==> flow/design.v <==
module Cordic #(parameter MODE = 0, STAGES = 8, WIDTH = 16, PHASE_WIDTH = 19)(
input wire                        in_clk,
input wire                        in_rst,
input wire                        in_enable,
input wire    [WIDTH-1:0]         in_x,
input wire    [WIDTH-1:0]         in_y,
input wire    [PHASE_WIDTH-1:0]   in_phase,
output wire                       out_valid,
output wire   [PHASE_WIDTH-1:0]   out_phase,
output wire   [WIDTH-1:0]         out_x,
output wire   [WIDTH-1:0]         out_y
);
localparam	ROTATIONAL = 0, 
			VECTORING  = 1;
wire signed   [WIDTH:0]         xn [STAGES:0];
wire signed   [WIDTH:0]         yn [STAGES:0];
wire signed   [PHASE_WIDTH-1:0]   zn [STAGES:0];
reg signed  [WIDTH:0]         xn_reg [STAGES:0];
reg signed  [WIDTH:0]         yn_reg [STAGES:0];
reg signed  [PHASE_WIDTH-1:0]   zn_reg [STAGES:0];
reg start;
generate
	if(MODE == ROTATIONAL) begin
reg [WIDTH-1:0] temp_x, temp_y;
reg [PHASE_WIDTH-1:0] temp_z;
always @ (posedge in_clk or negedge in_rst) 
begin
 if(!in_rst) begin
	temp_x <= 'b0;
	temp_y <= 'b0;
	temp_z <= 'b0; 
 end else if (start) begin
	temp_x <= in_x;
	temp_y <= in_y;
	temp_z <= in_phase;
	end
end
wire [PHASE_WIDTH-1:0] half_pi = 19'h19220;
wire [PHASE_WIDTH-1:0] z_limit = 19'h1b333;
reg [WIDTH-1:0] adjusted_x, adjusted_y;
reg [PHASE_WIDTH-1:0] adjusted_z;
always @ (*) 
begin
	if(temp_z[PHASE_WIDTH-1] == 1'b0 && temp_z > z_limit) begin
		adjusted_x = ~temp_y + 'b1;
		adjusted_y = temp_x;
		adjusted_z = temp_z - half_pi;
	end 
	else if(temp_z[PHASE_WIDTH-1] == 1'b1 && (~temp_z+19'b1) > z_limit) begin
		adjusted_x = temp_y;
		adjusted_y = ~temp_x + 'b1;
		adjusted_z = temp_z + half_pi;
	end 
	else begin
		adjusted_x = temp_x;
		adjusted_y = temp_y;
		adjusted_z = temp_z;
	end
end
assign xn[0] = {adjusted_x[WIDTH-1], adjusted_x};
assign yn[0] = {adjusted_y[WIDTH-1], adjusted_y};
assign zn[0] = adjusted_z;
end else if(MODE == VECTORING) begin
assign xn[0] = {in_x[WIDTH-1], in_x};
assign yn[0] = {in_y[WIDTH-1], in_y};
assign zn[0] = 'b0;
end
endgenerate
generate 
genvar i;
	if(MODE == ROTATIONAL) begin
for(i=0; i<STAGES; i=i+1) begin
  assign xn[i+1] = (zn_reg[i][PHASE_WIDTH-1] == 1'b0) ? xn_reg[i]-(yn_reg[i]>>>i)   : xn_reg[i]+(yn_reg[i]>>>i);
  assign yn[i+1] = (zn_reg[i][PHASE_WIDTH-1] == 1'b0) ? yn_reg[i]+(xn_reg[i]>>>i)   : yn_reg[i]-(xn_reg[i]>>>i);
  assign zn[i+1] = (zn_reg[i][PHASE_WIDTH-1] == 1'b0) ? zn_reg[i]-arctangent(i) : zn_reg[i]+arctangent(i);
end
end else if(MODE == VECTORING) begin
for(i=0; i<STAGES; i=i+1) begin
  assign xn[i+1] = (yn_reg[i][WIDTH] == 1'b1) ? xn_reg[i]-(yn_reg[i]>>>i)   : xn_reg[i]+(yn_reg[i]>>>i);
  assign yn[i+1] = (yn_reg[i][WIDTH] == 1'b1) ? yn_reg[i]+(xn_reg[i]>>>i)   : yn_reg[i]-(xn_reg[i]>>>i);
  assign zn[i+1] = (yn_reg[i][WIDTH] == 1'b1) ? zn_reg[i]-arctangent(i) : zn_reg[i]+arctangent(i);
end
end
endgenerate
always @ (posedge in_clk or negedge in_rst)
	if(!in_rst)
		start <= 1'b0;
	else
		start <= in_enable;
reg [STAGES+2:0] valid_reg;	
for(i=0; i<=STAGES; i=i+1) begin
  always @ (posedge in_clk or negedge in_rst)
    if(!in_rst)begin
      xn_reg[i] <= 'b0;
      yn_reg[i] <= 'b0;
      zn_reg[i] <= 'b0;    
    end
    else if(valid_reg[i+1]) begin
      xn_reg[i] <= xn[i];
      yn_reg[i] <= yn[i];
      zn_reg[i] <= zn[i];
    end
end
wire signed [15:0] k = 18'h009B7;
wire signed [31:0] scaled_x = xn_reg[STAGES] * k;
wire signed [31:0] scaled_y = yn_reg[STAGES] * k;
assign out_x = scaled_x[27:12];
assign out_y = scaled_y[27:12];
assign out_phase = zn_reg[STAGES];
always@(posedge in_clk or negedge in_rst)
begin
  if(!in_rst)
    valid_reg <= 'b0;
  else
    valid_reg <= {valid_reg[STAGES+1:0], in_enable};
end
assign out_valid = valid_reg[STAGES+2];
function [18:0] arctangent;
  input [3:0] i;
  begin
    case (i)
    0 : arctangent = 19'b000_1100100100001111;  
    1 : arctangent = 19'b000_0111011010110001;  
    2 : arctangent = 19'b000_0011111010110110;  
    3 : arctangent = 19'b000_0001111111010101;  
    4 : arctangent = 19'b000_0000111111111010;  
    5 : arctangent = 19'b000_0000011111111111;  
    6 : arctangent = 19'b000_0000001111111111;  
    7 : arctangent = 19'b000_0000000111111111;  
    8 : arctangent = 19'b000_0000000011111111;  
    9 : arctangent = 19'b000_0000000001111111;  
    10: arctangent = 19'b000_0000000000111111;  
    11: arctangent = 19'b000_0000000000011111;  
    12: arctangent = 19'b000_0000000000001111;  
    13: arctangent = 19'b000_0000000000000111;  
    14: arctangent = 19'b000_0000000000000011;  
    15: arctangent = 19'b000_0000000000000001;  
    default: arctangent = 19'b000_0000000000000000;  
    endcase
  end
endfunction
endmodule
-- Reports on Cordic
Tool output for the design above, in the order of the flow.
Line numbers count from 1 in the design file above.
Operators: Yosys type, input widths -> output width; for muxes data width and select width s.
Library cell names are shortened.
The mark -- stands for no value.
- top module: Cordic
- clock input: in_clk
- standard-cell library: sky130hd
- corner: tt_025C_1v80

-- Elaborated design
Counts by Yosys on the flattened word-level netlist (proc, flatten, opt, wreduce). Print and check cells are left out. Cells with the same type and inputs are merged into one.
- noted input port bits: 54
- flip-flop bits (word level) at 538
- bitwise logic cells at 4
- reduce/logical cells at 2
- mux-type cells at 30
- noted $add $sub $neg: 52
- order comparisons at 2
- $mul: 2
- operators with widths (operator ; number):
    $mul 17x13->28 const B ; 2
    $mux 17 ; 16
    $mux 19 ; 10
    $mux 16 ; 4
    $gt 19x17->1 const B ; 2
    $sub 16x16->17 ; 2
    $add 17x10->17 ; 2
    $sub 17x10->17 ; 2
    $add 17x11->17 ; 2
    $sub 17x11->17 ; 2
    $add 17x12->17 ; 2
    $sub 17x12->17 ; 2
    $add 17x13->17 ; 2
    $sub 17x13->17 ; 2
    $add 17x14->17 ; 2
    $sub 17x14->17 ; 2
    $add 17x15->17 ; 2
    $sub 17x15->17 ; 2
    $add 17x16->17 ; 2
    $sub 17x16->17 ; 2
    $add 16x1->16 const B ; 2
    $not 16->16 ; 2
    $add 19x1->19 const B ; 1
    $add 19x10->19 const B ; 1
    $sub 19x10->19 const B ; 1
    $add 19x11->19 const B ; 1
    $sub 19x11->19 const B ; 1
    $add 19x12->19 const B ; 1
Other operator kinds: 17; their cells: 18.

-- Logic depth
Longest topological path by Yosys (ltp), each cell counted once; first at word level (registers and memories cut), then after technology mapping (sequential cells cut; the memories' decode and read muxes count).
- depth after elaboration: 6
- ABC_AREA: 0
- noted gate-level depth with buffers: 21

-- Netlist
Source: synth_stat.txt of the flow (Yosys; design flattened, memories mapped). It holds for the ABC_AREA given above (unset counts as 0); a run with the other value may have another netlist.
The area totals of this step are shown rounded.
- mapped flip-flops at 536
- mapped cells at 5567
- cell area after synthesis: 50900 um2
- buffer cells at 202
- cells by type (cell ; number ; total area (um2)):
    dfrtp_1 ; 536 ; 1.34E+04
    ha_1 ; 599 ; 7.49E+03
    fa_1 ; 198 ; 3.96E+03
    mux2_2 ; 305 ; 3.43E+03
    xnor2_1 ; 351 ; 3.07E+03
    inv_1 ; 557 ; 2.09E+03
    a21oi_1 ; 411 ; 2.06E+03
    xor2_1 ; 169 ; 1480.17
    nor2_1 ; 363 ; 1.36E+03
    o21ai_0 ; 263 ; 1.32E+03
    nand2_1 ; 315 ; 1.18E+03
    a21o_1 ; 125 ; 938.4
    nor3_1 ; 164 ; 820.787
    clkbuf_1 ; 137 ; 514.243
    mux2i_1 ; 51 ; 510.49
    nand3_1 ; 97 ; 485.466
    a211oi_1 ; 61 ; 457.939
    or3_1 ; 72 ; 450.432
Other cell types: 64; their cells: 793.

-- Timing after synthesis
Path of least setup slack by OpenSTA after synthesis, without wires, with an ideal clock, recovery checks aside; 20% of the period is set as input and as output delay. Where synthesis merged equal registers, the netlist keeps one of their names.
- path kind: register to output
- start point: register xn_reg[8][7]
- end point: output port out_x[15]
- driving pins on the path: 22
- noted buffers on the path: 1
- path slack at 1.278 ns
- noted period: 9.0 ns
- arrival: 5.922 ns
- noted delay of the path: 5.922 ns
- noted period reached after synthesis: 7.722 ns
"delay of the path" = arrival - input delay + setup time.
At an output port there is no setup time.
"driving pins on the path" counts driving pins, that of a launching flip-flop among them; a cell with two outputs on the path counts twice.
"period reached after synthesis" is the clock period less the worst setup slack; recovery checks do not enter. This is arithmetic on one report: input and output delays are still those of the set period (20% each).
Between the ends stands the longest chain of elaborated cells between them, by number of cells; it is not shown to be the way that was timed. Of several equally long chains one is given.
Each line given opens the expression or statement behind the cell; cells for indexed reads and writes are added by Yosys, which also makes memories of some case tables.
- path through: dfrtp_1 > ha_1 > inv_1 > fa_1 > fa_1 > inv_1 > fa_1 > inv_1 > fa_1 > inv_1 > ha_1 > a2111oi_2 > o21ai_1 > o21a_1 > a311o_1 > o31a_1 > and4_1 > or4_4 > a41o_1 > o41ai_2 > xor2_1 > buf_4
- cells in the longest elaborated chain: 1
- elaborated cells between the ends (all ways) at 1
- noted RTL lines with such cells: 1
- classes of those cells: mul (1)
- RTL lines, path after synthesis (element ; RTL line ; text):
    start: declaration ; 18 ; reg signed  [WIDTH:0]         xn_reg [STAGES:0];
    start: assignment ; 94 ; xn_reg[i] <= 'b0;
    start: assignment ; 99 ; xn_reg[i] <= xn[i];
    $mul 17x13->28 ; 105 ; wire signed [31:0] scaled_x = xn_reg[STAGES] * k;
    end: declaration ; 10 ; output wire   [WIDTH-1:0]         out_x,

-- Worst path after layout
Path of least setup slack in the final report of record 1 (OpenROAD, finished layout, wires in). Where an end is a register, its clock arrival counts in the times.
- path kind: register to output
- start point: register xn_reg[8][8]
- end point: output port out_x[14]
- path slack at -1.45 ns
- noted buffers on the path: 2
- noted period: 6.36 ns
- driving pins on the path: 23
- arrival: 6.53 ns
Between the ends stands the longest chain of elaborated cells between them, by number of cells; it is not shown to be the way that was timed. Of several equally long chains one is given.
- path through: dfrtp_2 > ha_4 > inv_2 > fa_1 > fa_1 > inv_2 > fa_2 > inv_2 > fa_2 > inv_2 > ha_4 > a2111oi_4 > o21ai_1 > o21a_1 > a311o_1 > o31a_1 > and4_1 > or4_4 > a41o_4 > buf_6 > o22a_1 > xor2_1 > buf_2
- cells in the longest elaborated chain: 1
- elaborated cells between the ends (all ways) at 1
- noted RTL lines with such cells: 1
- classes of those cells: mul (1)
- RTL lines, path after layout (element ; RTL line ; text):
    start: declaration ; 18 ; reg signed  [WIDTH:0]         xn_reg [STAGES:0];
    start: assignment ; 94 ; xn_reg[i] <= 'b0;
    start: assignment ; 99 ; xn_reg[i] <= xn[i];
    $mul 17x13->28 ; 105 ; wire signed [31:0] scaled_x = xn_reg[STAGES] * k;
    end: declaration ; 10 ; output wire   [WIDTH-1:0]         out_x,

# Flow runs of Cordic

Top module Cordic; platform sky130hd; tools Yosys and OpenROAD; 3 stored runs in no particular order. Input and output delays are each 20% of the period that was set; the output load is 0.01 pF.
By "worst path time" is meant the share of the clock period that the worst setup path is allowed (20% is reserved at inputs, 20% at outputs), minus its slack. Clock arrival times at its registers enter into it.
Values from the reports are rounded here.

Record 1
Settings were CAP_MARGIN = 10; CELL_PAD_IN_SITES_DETAIL_PLACEMENT = 0; CORE_UTILIZATION = 64; MIN_ROUTING_LAYER = met2; PLACE_DENSITY_LB_ADDON = 0.09; SETUP_SLACK_MARGIN = 1.43; period_ns = 6.36; CORE_MARGIN = 2; SLEW_MARGIN = 20
- die size at 81800 um2
- noted the final utilization: 0.716
- noted the final setup TNS: -20.5 ns
- worst setup slack after layout: -1.45 ns
- worst path time: 6.53 ns
- critical path type: register to output
- noted the cell area after synthesis: 50900 um2

Record 2
Settings were CAP_MARGIN = 15; CELL_PAD_IN_SITES_DETAIL_PLACEMENT = 2; CELL_PAD_IN_SITES_GLOBAL_PLACEMENT = 2; CORE_MARGIN = 7; CORE_UTILIZATION = 60; CTS_CLUSTER_DIAMETER = 216; CTS_CLUSTER_SIZE = 48; GPL_ROUTABILITY_DRIVEN = 0; MAX_ROUTING_LAYER = met4; PLACE_DENSITY_LB_ADDON = 0.07; SLEW_MARGIN = 10; period_ns = 9.0
- stopped before the end: placement reported FLW-0024

Record 3
Settings were CAP_MARGIN = 0; CELL_PAD_IN_SITES_DETAIL_PLACEMENT = 0; CORE_ASPECT_RATIO = 1.1; CORE_UTILIZATION = 64; CTS_CLUSTER_DIAMETER = 203; GPL_TIMING_DRIVEN = 1; MAX_ROUTING_LAYER = met4; MIN_ROUTING_LAYER = met2; PLACE_DENSITY_LB_ADDON = 0.09; SETUP_SLACK_MARGIN = 1.43; SLEW_MARGIN = 40; TNS_END_PERCENT = 25; period_ns = 6.36; CORE_MARGIN = 2
- noted the final setup TNS: -18.8 ns
- die size at 81800 um2
- worst setup slack after layout: -1.45 ns
- worst path time: 6.54 ns
- critical path type: register to output
- noted the final utilization: 0.718
- noted the cell area after synthesis: 50900 um2
